==> flow/design.v <==
module UART_Tx
(
   input       i_Clock		,
   input       i_Reset		,	 
   input       i_TX_DV		,
   input [7:0] i_TX_Byte	,
   output reg  o_TX_Serial	,
   output      o_TX_Done
 );
  parameter CLKS_PER_BIT =       5;
  parameter IDLE         =  3'b000;
  parameter TX_START_BIT =  3'b001;
  parameter TX_DATA_BITS =  3'b010;
  parameter TX_STOP_BIT  =  3'b011;
  parameter CLEANUP      =  3'b100;
  reg [ 2:0] r_SM_Main     ;
  reg [12:0] r_Clock_Count ;
  reg [ 2:0] r_Bit_Index   ;
  reg [ 7:0] r_TX_Data     ;
  reg        r_TX_Done     ;
  reg        r_TX_Active   ;
  always @(posedge i_Clock)
  begin
    if (i_Reset)
    begin
      r_SM_Main     <= IDLE;
      r_Clock_Count <= 0;
      r_Bit_Index   <= 0;
      r_TX_Data     <= 0;
      r_TX_Done     <= 1'b0;
      r_TX_Active   <= 1'b0;
      o_TX_Serial   <= 1'b1;
    end
    else
    case (r_SM_Main)
      IDLE :
        begin
          o_TX_Serial   <= 1'b1;          
          r_TX_Done     <= 1'b0;
          r_Clock_Count <= 0;
          r_Bit_Index   <= 0;
          if (i_TX_DV)
          begin
            r_TX_Active <= 1'b1;
            r_TX_Data   <= i_TX_Byte;
            r_SM_Main   <= TX_START_BIT;
          end
          else
            r_SM_Main <= IDLE;
        end  
      TX_START_BIT :
        begin
          o_TX_Serial <= 1'b0;
          if (r_Clock_Count < CLKS_PER_BIT-1)
          begin
            r_Clock_Count <= r_Clock_Count + 1;
            r_SM_Main     <= TX_START_BIT;
          end
          else
          begin
            r_Clock_Count <= 0;
            r_SM_Main     <= TX_DATA_BITS;
          end
        end  
      TX_DATA_BITS :
        begin
          o_TX_Serial <= r_TX_Data[r_Bit_Index];
          if (r_Clock_Count < CLKS_PER_BIT-1)
          begin
            r_Clock_Count <= r_Clock_Count + 1;
            r_SM_Main     <= TX_DATA_BITS;
          end
          else
          begin
            r_Clock_Count <= 0;
            if (r_Bit_Index < 7)
            begin
              r_Bit_Index <= r_Bit_Index + 1;
              r_SM_Main   <= TX_DATA_BITS;
            end
            else
            begin
              r_Bit_Index <= 0;
              r_SM_Main   <= TX_STOP_BIT;
            end
          end
        end  
      TX_STOP_BIT :
        begin
          o_TX_Serial <= 1'b1;
          if (r_Clock_Count < CLKS_PER_BIT-1)
          begin
            r_Clock_Count <= r_Clock_Count + 1;
            r_SM_Main     <= TX_STOP_BIT;
          end
          else
          begin
            r_TX_Done     <= 1'b1;
            r_Clock_Count <= 0;
            r_SM_Main     <= CLEANUP;
            r_TX_Active   <= 1'b0;
          end
        end  
      CLEANUP :
        begin
          r_TX_Done <= 1'b1;
          r_SM_Main <= IDLE;
        end
      default :
        r_SM_Main <= IDLE;
    endcase
  end
  assign o_TX_Done   = r_TX_Done;
endmodule
module hcsr04
(
	input  					clk			,
	input  					rst			,	 
	input  					echoPin		,	 
	output reg 				trigPin		,	 
	output wire [11:0]	o_distance	, 	 
	output reg 				M_end				 
);
localparam [11:0] TRIG_LEN    = 12'd5;      
localparam [11:0] PERIOD      = 12'd3000;   
localparam [11:0] COUNTER_1CM = 12'd4;      
reg [11:0] 	counter			 ;  
reg [11:0]	echoHighCounter ;  
reg [11:0]  distance;
reg [11:0]  cnt_n;
reg [11:0]  dist_n;
reg         mend_n;
always@(posedge clk)
begin
	if (rst)
	begin
		counter         <= 0;
		echoHighCounter <= 0;
		distance        <= 0;
		M_end           <= 0;
		trigPin         <= 0;
	end
	else
	begin
		cnt_n  = counter + 1;
		dist_n = distance;
		mend_n = M_end;
		if(cnt_n <= TRIG_LEN)
			trigPin <= 1;
		else
			trigPin <= 0;
		if(echoPin)
			echoHighCounter <= echoHighCounter + 1;
		else
		begin
			if(echoHighCounter!=0)
			begin
				dist_n = echoHighCounter;
				echoHighCounter <= 0;
				if(dist_n >= 5*COUNTER_1CM && dist_n <= 180*COUNTER_1CM) mend_n = 1;
				else mend_n = 0;
			end
		end
		if(cnt_n == PERIOD)
		begin
			cnt_n  = 0;
			mend_n = 0;
		end
		counter  <= cnt_n;
		distance <= dist_n;
		M_end    <= mend_n;
	end
end
assign o_distance = distance;
endmodule
module PWM_generator
(
	input 					clk	,
	input 					rst	,	 
	input  		[27:0] 	duty	,	 
	output reg 	[ 3:0] 	IN			 
);
reg [12:0] counter;
reg [12:0] cnt_n;
always@(posedge clk)
begin
	if (rst)
	begin
		counter <= 0;
		IN      <= 4'b0000;
	end
	else
	begin
		cnt_n = counter + 1;
		if(cnt_n <= 62*duty[6:0])
			IN[0] <= 1;
		else
			IN[0] <= 0;
		if(cnt_n <= 62*duty[13:7])
			IN[1] <= 1;
		else
			IN[1] <= 0;
		if(cnt_n <= 62*duty[20:14])
			IN[2] <= 1;
		else
			IN[2] <= 0;
		if(cnt_n <= 62*duty[27:21])
			IN[3] <= 1;
		else
			IN[3] <= 0;
		if(cnt_n == 6200)
			counter <= 0;
		else
			counter <= cnt_n;
	end
end
endmodule
module algoritamKretanja
(
	input 				clk,
	input 				rst,		 
	input 		 [11:0] USR,		 
	input 		 [11:0]	USL,		 
	input 		 [11:0]	USM,		 
	input 				endR,		 
	input 				endL,		 
	input 				endM,		 
	output 	reg			TxEnable,	 
	output 	reg [ 7:0] 	TxData,		 
	output 	reg [27:0]	duty,		 
	output 	reg led,
	output 	reg buzzer
);
localparam [16:0] IDLE_WAIT     = 17'd50000;    
localparam [16:0] SENDINIT_WAIT = 17'd105;      
localparam [ 6:0] SENDINIT_MSG2 = 7'd100;       
localparam [ 6:0] SENDINIT_END  = 7'd101;
localparam [16:0] WAIT_LEFT     = 17'd3001;     
localparam [11:0] SEND_PERIOD   = 12'd3000;     
localparam [16:0] straight      = 17'd70500;    
localparam [16:0] turningTime   = 17'd55000;    
localparam [16:0] pause         = 17'd50000;    
localparam [16:0] turnTime      = 17'd80000;    
localparam [16:0] END_BLINK     = 17'd25000;    
localparam [ 5:0] numberOfMeasures = 6'd32;     
localparam        SHIFT         = 2;            
reg [16:0] 	statesCounter 	 ;	 
reg [11:0] 	counterSending 	 ;	 
reg [ 6:0] 	countSendingINIT ;	 
reg [16:0]  countSendingTurns;	 
reg [ 7:0] distanceL ;
reg [ 7:0] distanceD ;
reg [ 7:0] distanceS ;
reg [ 7:0]  initS	 ;		 
reg 		initEnd	 ;		 
reg [ 5:0]  NMeasures;		 
reg [13:0]	sum		 ;		 
reg [ 2:0] 	STATE;
parameter IDLE 				= 3'b000;
parameter INIT 				= 3'b001;
parameter sendingINIT 		= 3'b010;
parameter STRAIGHT 			= 3'b011;
parameter turningRIGHT 		= 3'b100;
parameter turningLEFT		= 3'b101;
parameter TURN 				= 3'b110;
parameter END 				= 3'b111;
parameter initialization 	= 3'd1;
parameter turnedRight 		= 3'd2;
parameter turnedLeft 		= 3'd3;
parameter turned 			= 3'd4;
reg [7:0] turns;	 
reg [7:0] turning;	 
reg [2:0] index;	 
wire rightBigger;
wire leftBigger;
wire centralSmaller9;
wire centralBigger43;
assign rightBigger = distanceD > 21;
assign leftBigger = distanceL > 21;
assign centralBigger43 = distanceS > 43;
assign centralSmaller9 = distanceS <= 9;
reg endR_q, endL_q, endM_q;
reg [ 5:0] nm_n;
reg [ 7:0] ds_n;
reg [13:0] sum_n;
always@(posedge clk)
begin
	if (rst)
	begin
		endR_q    <= 0;
		endL_q    <= 0;
		endM_q    <= 0;
		distanceD <= 0;
		distanceL <= 0;
		distanceS <= 0;
		NMeasures <= 0;
		sum       <= 0;
		initS     <= 0;
		initEnd   <= 0;
	end
	else
	begin
		endR_q <= endR;
		endL_q <= endL;
		endM_q <= endM;
		if (endR && !endR_q)
			distanceD <= USR >> SHIFT;
		if (endL && !endL_q)
			distanceL <= USL >> SHIFT;
		if (endM && !endM_q)
		begin
			if(STATE == INIT)
			begin
				nm_n  = NMeasures + 1;
				ds_n  = USM >> SHIFT;
				sum_n = sum + ds_n;
				NMeasures <= nm_n;
				distanceS <= ds_n;
				sum       <= sum_n;
				if(nm_n == numberOfMeasures)
				begin
					initS   <= sum_n >> 5;	 
					initEnd <= 1;
				end
			end
			else
			begin
				sum       <= 0;
				NMeasures <= 0;
				distanceS <= USM >> SHIFT;
				initEnd   <= 0;
			end
		end
	end
end
reg [16:0] sc_n;
reg [ 2:0] idx_n;
reg [ 7:0] turns_n;
reg [ 7:0] turning_n;
always@(posedge clk)
begin
	if (rst)
	begin
		STATE         <= IDLE;
		duty          <= 28'd0;
		statesCounter <= 0;
		index         <= 0;
		turns         <= 0;
		turning       <= 0;
		led           <= 0;
		buzzer        <= 0;
	end
	else
	begin
		sc_n      = statesCounter;
		idx_n     = index;
		turns_n   = turns;
		turning_n = turning;
		case(STATE)
			IDLE:
			begin
				sc_n = statesCounter + 1;
				duty <= {7'd0, 7'd0, 7'd0, 7'd0};
				if(sc_n == IDLE_WAIT)
				begin
					STATE <= INIT;
					sc_n  = 0;
				end
			end
			INIT:
			begin
				duty <= {7'd0, 7'd0, 7'd0, 7'd0};
				if(initEnd) STATE <= sendingINIT;
			end
			sendingINIT:
			begin
				duty <= {7'd0, 7'd0, 7'd0, 7'd0};
				sc_n = statesCounter + 1;
				if(statesCounter == SENDINIT_WAIT)
				begin
					STATE <= STRAIGHT;
					sc_n  = 0;
				end
			end
			STRAIGHT:
			begin
				if(turning[index]==0)
				begin
					if(!leftBigger && !rightBigger && !centralSmaller9) followLeft;
					else if(leftBigger && centralBigger43 && distanceD > 11 && !rightBigger) STATE <= END;
					else if(leftBigger || rightBigger)
					begin
						if(centralBigger43)		 
						begin
							idx_n = index + 1;
							turning_n[idx_n] = 0;
							turns_n[idx_n] = leftBigger ? 1'b0 : 1'b1;
						end
						STATE <= leftBigger ? turningLEFT : turningRIGHT;
					end
					else if(!leftBigger && !rightBigger && centralSmaller9)
						STATE <= TURN;
				end
				else	 
				begin
					case({rightBigger, leftBigger, centralBigger43})
						3'b110:
						begin
							idx_n = index - 1;
							if(turns[index] == 1)
								STATE <= turningRIGHT;
							else
								STATE <= turningLEFT;
						end
						3'b100: STATE <= turningRIGHT;
						3'b010:
						begin
							sc_n = statesCounter + 1;
							if(sc_n == WAIT_LEFT)
							begin
								STATE <= turningLEFT;
								sc_n  = 0;
							end
						end
						3'b000:
						begin
							if(centralSmaller9) STATE <= TURN;
						end
						3'b101, 3'b001: followLeft;
						3'b011: followRight;
						default: ;
					endcase
				end
			end
			turningLEFT:
			begin
				sc_n = statesCounter + 1;
				if(statesCounter <= straight)
					duty <= {7'd60, 7'd60, 7'd0, 7'd0};
				else if(statesCounter > straight && statesCounter < straight + turningTime)
					duty <= {7'd80, 7'd0, 7'd0, 7'd0};
				else if (statesCounter == straight + turningTime)
				begin
					sc_n  = 0;
					STATE <= IDLE;
					duty  <= {7'd0, 7'd0, 7'd0, 7'd0};
				end
			end
			turningRIGHT:
			begin
				sc_n = statesCounter + 1;
				if(statesCounter <= straight)
					duty <= {7'd60, 7'd60, 7'd0, 7'd0};
				else if(statesCounter > straight && statesCounter < straight + turningTime)
					duty <= {7'd0, 7'd80, 7'd0, 7'd0};
				else if (statesCounter == straight + turningTime)
				begin
					sc_n  = 0;
					STATE <= IDLE;
					duty  <= {7'd0, 7'd0, 7'd0, 7'd0};
				end
			end
			TURN:
			begin
				sc_n = statesCounter + 1;
				if(statesCounter <= pause)
					duty <= {7'd0, 7'd0, 7'd0, 7'd0};
				else if(statesCounter > pause && statesCounter < pause + turnTime)
					duty <= {7'd0, 7'd65, 7'd75, 7'd0};
				else if (statesCounter == pause + turnTime)
				begin
					sc_n  = 0;
					STATE <= IDLE;
					turning_n[index] = 1;
				end
			end
			END:
			begin
				duty <= {7'd0, 7'd0, 7'd0, 7'd0};
				sc_n = statesCounter + 1;
				if(statesCounter == END_BLINK)
				begin
					led    <= !led;
					buzzer <= !buzzer;
					sc_n   = 0;
				end
			end
			default:
				STATE <= IDLE;
		endcase
		statesCounter <= sc_n;
		index         <= idx_n;
		turns         <= turns_n;
		turning       <= turning_n;
	end
end
task followLeft;
	begin
		if(distanceL == 11)	  duty <= {7'd55, 7'd55, 7'd0, 7'd0};
		if(distanceL < 11) 	  duty <= {7'd55, 7'd65, 7'd0, 7'd0};
		else if(distanceL > 11) duty <= {7'd65, 7'd55, 7'd0, 7'd0};
	end
endtask
task followRight;
	begin
		if(distanceD == 11)	  duty <= {7'd55, 7'd55, 7'd0, 7'd0};
		if(distanceD < 11) 	  duty <= {7'd65, 7'd55, 7'd0, 7'd0};
		else if(distanceD > 11) duty <= {7'd55, 7'd65, 7'd0, 7'd0};
	end
endtask
reg [ 6:0] csi_n;
reg [16:0] cst_n;
always@(posedge clk)
begin
	if (rst)
	begin
		TxEnable          <= 0;
		TxData            <= 0;
		counterSending    <= 0;
		countSendingINIT  <= 0;
		countSendingTurns <= 0;
	end
	else
	case(STATE)
		sendingINIT:
		begin
			csi_n = countSendingINIT + 1;
			countSendingINIT <= csi_n;
			if(csi_n == 1)
			begin
				TxData 	<= initialization;
				TxEnable <= 1;
			end
			else if(csi_n == SENDINIT_MSG2)
			begin
				TxData 	<= initS;
				TxEnable <= 1;
			end
			else if(csi_n == SENDINIT_END)
			begin
				TxEnable 		 <= 0;
				counterSending	 <= 0;
			end
			else TxEnable <= 0;
		end
		STRAIGHT:
		begin
			countSendingTurns <= 0;
			if(counterSending == SEND_PERIOD)
			begin
				TxData 			 <= distanceS;
				TxEnable 		 <= 1;
				counterSending	 <= 0;
				countSendingINIT <= 0;
			end
			else
			begin
				counterSending <= counterSending + 1;
				TxEnable <= 0;
			end
		end
		turningLEFT, turningRIGHT:
		begin
			cst_n = countSendingTurns + 1;
			countSendingTurns <= cst_n;
			if(cst_n <= straight)	 
			begin
				if(counterSending == SEND_PERIOD)
				begin
					TxData 			<= distanceS;
					TxEnable 		<= 1;
					counterSending	<= 0;
				end
				else
				begin
					counterSending <= counterSending + 1;
					TxEnable <= 0;
				end
			end
			else
			begin
				if(TxData != ((STATE == turningLEFT) ? turnedLeft : turnedRight))	 
				begin
					TxData 	<= (STATE == turningLEFT) ? turnedLeft : turnedRight;
					TxEnable <= 1;
				end
				else TxEnable <= 0;
			end
		end
		TURN:
		begin
			if(TxData != turned)
			begin
				TxData 	<= turned;
				TxEnable <= 1;
			end
			else TxEnable <= 0;
		end
		default: ;
	endcase
end
endmodule
module labyrinth_car
(
	input  		 clk	,
	input  		 rst	,	 
	input  		 echoR,
	input  		 echoL,
	input  		 echoM,
	output 		 trigR,	 
	output 		 trigL,
	output 		 trigM,
	output 		 Tx	,
	output [3:0] motors_PWM,
	output 		 led,
	output 		 buzzer
);
wire [ 7:0] dataTransmit;
wire 			TxEnable 	;
wire [11:0] distanceR	;
wire [11:0] distanceL	;
wire [11:0] distanceM	;
wire 			endR 			;
wire 			endL			;
wire 			endM			;
wire [27:0]	duty			;
UART_Tx UART_Transmitter(
	.i_Clock(clk)        	,
	.i_Reset(rst)        	,
	.i_TX_DV(TxEnable)     	,
	.i_TX_Byte(dataTransmit),
	.o_TX_Serial(Tx) 		,
	.o_TX_Done()
);
algoritamKretanja AK
(
	.clk(clk)		,
	.rst(rst)		,
	.USR(distanceR),
	.USL(distanceL),
	.USM(distanceM),
	.endR(endR)		,
	.endL(endL)		,
	.endM(endM)		,
	.TxEnable(TxEnable)	,
	.TxData(dataTransmit),
	.duty(duty),
	.led(led),
	.buzzer(buzzer)
);
hcsr04 UltrasonicR
(
	.clk(clk)		,
	.rst(rst)		,
	.echoPin(echoR),
	.trigPin(trigR),
	.o_distance(distanceR),
	.M_end(endR)
);
hcsr04 UltrasonicL
(
	.clk(clk)		,
	.rst(rst)		,
	.echoPin(echoL),
	.trigPin(trigL),
	.o_distance(distanceL),
	.M_end(endL)
);
hcsr04 UltrasonicM
(
	.clk(clk)		,
	.rst(rst)		,
	.echoPin(echoM),
	.trigPin(trigM),
	.o_distance(distanceM),
	.M_end(endM)
);
PWM_generator PWM
(
	.clk(clk)	,
	.rst(rst)	,
	.duty(duty)	,
	.IN(motors_PWM)
);
endmodule
Reports on labyrinth_car. Tool output for the design above, in the order of the flow. Lines are those of the file above, counted from 1. Operators carry their Yosys type and port widths (W data, S select, Z words). Cell names lack the library's common part. The mark -- stands for no value.

Top module: labyrinth_car. Clock port: clk. Standard-cell library: sky130hd. Corner: tt_025C_1v80.

Word level. Yosys after proc, flatten, opt, wreduce and memory -nomap, before mapping. Memory bits, and registers merged into a memory's read port (data or address), are not among the register bits. Print and check cells are not counted.

Elaborated cells: 396. Under register bits after elaboration stands 323. The entry for output and inout port bits reads 10.

The entry for reductions and logical operators reads 69. Under eq/ne operators stands 74. The entry for shift operators reads 8. Under magnitude comparators stands 30. The figure for bitwise gates (word level) is 15. Add/sub/neg operators: 19. $mul: 4. For multiplexer cells the number is 129.

Operator list (count): $mux W28 (15); $mul A5 B7 Y12 const A (4); $mux W17 (12); $mux W8 (20); $pmux W28 S5 (1); $mux W12 (11); $le A13 B32 Y1 (4); $pmux W17 S6 (1); $add A12 B1 Y12 const B (7); $mux W3 (27); $pmux W28 S2 (1); $eq A12 B12 Y1 const B (4); $le A12 B10 Y1 const B (3); $le A12 B3 Y1 const B (3); $ge A12 B5 Y1 const B (3); $reduce_bool A12 Y1 (3); $pmux W12 S3 (1); $add A17 B1 Y17 const B (2); $le A17 B17 Y1 const B (2); $lt A17 B17 Y1 const B (2); $eq A17 B17 Y1 const B (2); $pmux W17 S2 (1); $shift A1 B4 Y8 const A (4); $pmux W8 S4 (1); $add A13 B1 Y13 const B (2); $pmux W13 S2 (1); $ne A2 B1 Y1 const B (12); $ne A2 B2 Y1 const B (12).

Other operator kinds: 77; their cells: 187.

Logic depth. Depth = most cells in a row (Yosys ltp): at word level without a register or memory, in the mapped netlist without a sequential cell, where the memories' decode and read muxes count.

Under word-level depth stands 12. The entry for ABC_AREA reads 0. Mapped depth: 23.

Netlist. The flow's flattened synthesis, as Yosys stat reports it; memories are mapped. The netlist is that of the ABC_AREA named above (0 if unset); the other value can give another one. The area totals of this step are shown rounded.

For cell count the number is 2453. The figure for sequential part of the area is 6470 um^2. For flip-flops the number is 323. Chip area (Yosys): 20500 um^2.

Cell types: dfxtp_1 (count 323, area in all 6.47E+03 um^2); ha_1 (count 166, area in all 2.08E+03 um^2); fa_1 (count 57, area in all 1.14E+03 um^2); nor2_1 (count 269, area in all 1.01E+03 um^2); a21oi_1 (count 187, area in all 935.898 um^2); nand2_1 (count 236, area in all 885.85 um^2); xnor2_1 (count 80, area in all 700.672 um^2); inv_1 (count 168, area in all 630.605 um^2); nand3_1 (count 112, area in all 560.538 um^2); xor2_1 (count 53, area in all 464.195 um^2); mux2i_1 (count 41, area in all 410.394 um^2); o21ai_0 (count 66, area in all 330.317 um^2); clkbuf_1 (count 81, area in all 304.042 um^2); and3_1 (count 41, area in all 256.496 um^2); nand4_1 (count 38, area in all 237.728 um^2); nor3_1 (count 47, area in all 235.226 um^2); a21o_1 (count 29, area in all 217.709 um^2); o21a_1 (count 26, area in all 195.187 um^2).

Other cell types: 80; their cells: 433. By module: a second synthesis without flattening, with its own total; a netlist apart from the flattened one above.

The figure for cells (unflattened synthesis) is 2631. For area (unflattened synthesis) the number is 22100 um^2.

Each row is one instance without its submodules.

By module: algoritamKretanja (area 9870 um^2, seq. area 3480 um^2, cells 1217, times used 1); hcsr04 (area 1880 um^2, seq. area 761 um^2, cells 224, times used 3); PWM_generator (area 5250 um^2, seq. area 340 um^2, cells 598, times used 1); UART_Tx (area 1330 um^2, seq. area 621 um^2, cells 144, times used 1); labyrinth_car (area 0.0 um^2, seq. area 0.0 um^2, cells 0, times used 1).

Path before layout. OpenSTA on the mapped netlist: ideal clock, no wires. The path of least setup slack (recovery checks aside). Input and output delay are each 20% of the period. Register names are those of the netlist, which keeps one name where synthesis merged equal registers.

Kind: register to register. Start point: register AK.duty[2]. End point: register PWM.IN[0]. For arrival the number is 4508 ps. The entry for stages reads 22. Path slack: 5406 ps. The entry for delay of the path reads 4594 ps. Buffers on the path: 0. The entry for library setup time reads 86 ps. The figure for required time is 9914 ps. Under clock period stands 10000 ps. For synthesis period reached the number is 4594 ps.

"delay of the path" is the arrival time less input delay plus setup time. "stages" counts driving pins, that of a launching flip-flop among them; a cell with two outputs on the path counts twice. "synthesis period reached" is the clock period less the worst setup slack; recovery checks do not enter. This is arithmetic on one report: input and output delays are still those of the set period (20% each). The rows between start and end are the longest chain of elaborated cells between them; the timing report does not say that the signal goes this way. Where chains are equally long, one stands for them. Each line given opens the expression or statement behind the cell; cells for indexed reads and writes are added by Yosys, which also makes memories of some case tables. At most two assigning lines are given for a register; there are more.

Cell sequence: dfxtp_1 fa_1 fa_1 inv_1 fa_1 inv_1 ha_1 nor2b_1 o21ai_0 a21oi_1 o21ai_0 nand2b_1 a21o_1 a21oi_1 xor2_1 ha_1 and4_1 nand4_1 or3_1 nand2_1 a21oi_1 a211oi_1. The figure for length of the longest elaborated chain is 3. Elaborated cells on any way between the ends: 3. Classes of those cells: mul (1); compare (1); mux (1).

Ends and longest elaborated chain, after synthesis: start, declared (line 230) `output reg [27:0] duty,`; start, assigned (line 363) `duty <= {7'd0, 7'd0, 7'd0, 7'd0};`; start, assigned (line 372) `duty <= {7'd0, 7'd0, 7'd0, 7'd0};`; $mul A5 B7 Y12 (line 195) `if(cnt_n <= 62*duty[6:0])`; $le A13 B32 Y1 (line 195); $mux W1 (line 195); end, assigned (line 196) `IN[0] <= 1;`; end, assigned (line 198) `IN[0] <= 0;`; end, declared (line 181) `output reg [ 3:0] IN`.

Path in the finished layout. Path of least setup slack in the final report of job 1 (OpenROAD, finished layout, wires in). Where an end is a register, its clock arrival counts in the times. The path's times are printed in steps of 10 ps; the period is the one set.

Kind: register to register. Start point: register AK.duty[21]. End point: register PWM.IN[3]. The figure for required time is 5530 ps. The entry for library setup time reads 80 ps. For arrival the number is 5270 ps. Under clock period stands 5060 ps. Buffers on the path: 0. Path slack: 260 ps. The entry for stages reads 22.

The rows between start and end are the longest chain of elaborated cells between them; the timing report does not say that the signal goes this way. Where chains are equally long, one stands for them. At most two assigning lines are given for a register; there are more.

Cell sequence: dfxtp_1 fa_1 inv_1 fa_1 inv_1 fa_1 ha_1 a21oi_1 nor2_1 nor2_2 o21bai_1 a21oi_2 o21bai_1 a21oi_1 xor2_1 ha_1 and4_4 nand4_1 or3_1 nand2_1 a21oi_1 a211oi_2. The figure for length of the longest elaborated chain is 3. Elaborated cells on any way between the ends: 3. Classes of those cells: mul (1); compare (1); mux (1).

Ends and longest elaborated chain, after layout: start, declared (line 230) `output reg [27:0] duty,`; start, assigned (line 363) `duty <= {7'd0, 7'd0, 7'd0, 7'd0};`; start, assigned (line 372) `duty <= {7'd0, 7'd0, 7'd0, 7'd0};`; $mul A5 B7 Y12 (line 207) `if(cnt_n <= 62*duty[27:21])`; $le A13 B32 Y1 (line 207); $mux W1 (line 207); end, assigned (line 208) `IN[3] <= 1;`; end, assigned (line 210) `IN[3] <= 0;`; end, declared (line 181) `output reg [ 3:0] IN`.

# Flow runs of labyrinth_car

Top module labyrinth_car; platform sky130hd; tools Yosys and OpenROAD; 2 stored runs in no particular order. Input and output delays are each 20% of the period that was set; the output load is 0.01 pF. "period reached" = clock period - worst setup slack. The figure is calculated, with input and output delays left at 20% of the set period. "time of the worst setup path" means the part of the period allowed to the worst setup path (the constraints hold back 20% at inputs and 20% at outputs) less its slack; where the path has registers, the arrival times of their clocks count too. "overall power" rests on the timing tool's default activity at the inputs, not on a simulated workload. "time of the worst setup path" is known to 10 ps. Results are given in rounded form.

Job 1 has these settings: CORE_UTILIZATION 55; period_ns 5.06; CAP_MARGIN 20; CORE_MARGIN 2; SLEW_MARGIN 20. The time of the worst setup path stands at 4800 ps. Critical path type: register to register. The overall power comes to 0.00552 W. The setup slack of the worst path reads 256 ps. For the period reached the run shows 4804 ps. The standard-cell area after layout is 22100 um^2. For the die area the run shows 38800 um^2. For the chip area after synthesis (Yosys) the run shows 20500 um^2. The total negative setup slack is 0 ps.

Job 2 has these settings: ABC_AREA 1; CAP_MARGIN 10; CELL_PAD_IN_SITES_DETAIL_PLACEMENT 1; CORE_ASPECT_RATIO 0.79; CORE_MARGIN 10; CORE_UTILIZATION 64; CTS_CLUSTER_DIAMETER 205; GPL_ROUTABILITY_DRIVEN 1; GPL_TIMING_DRIVEN 0; MAX_ROUTING_LAYER met5; MIN_ROUTING_LAYER met2; SLEW_MARGIN 15; period_ns 10.0. Outcome: no results, clock tree synthesis failed with DPL-0033.
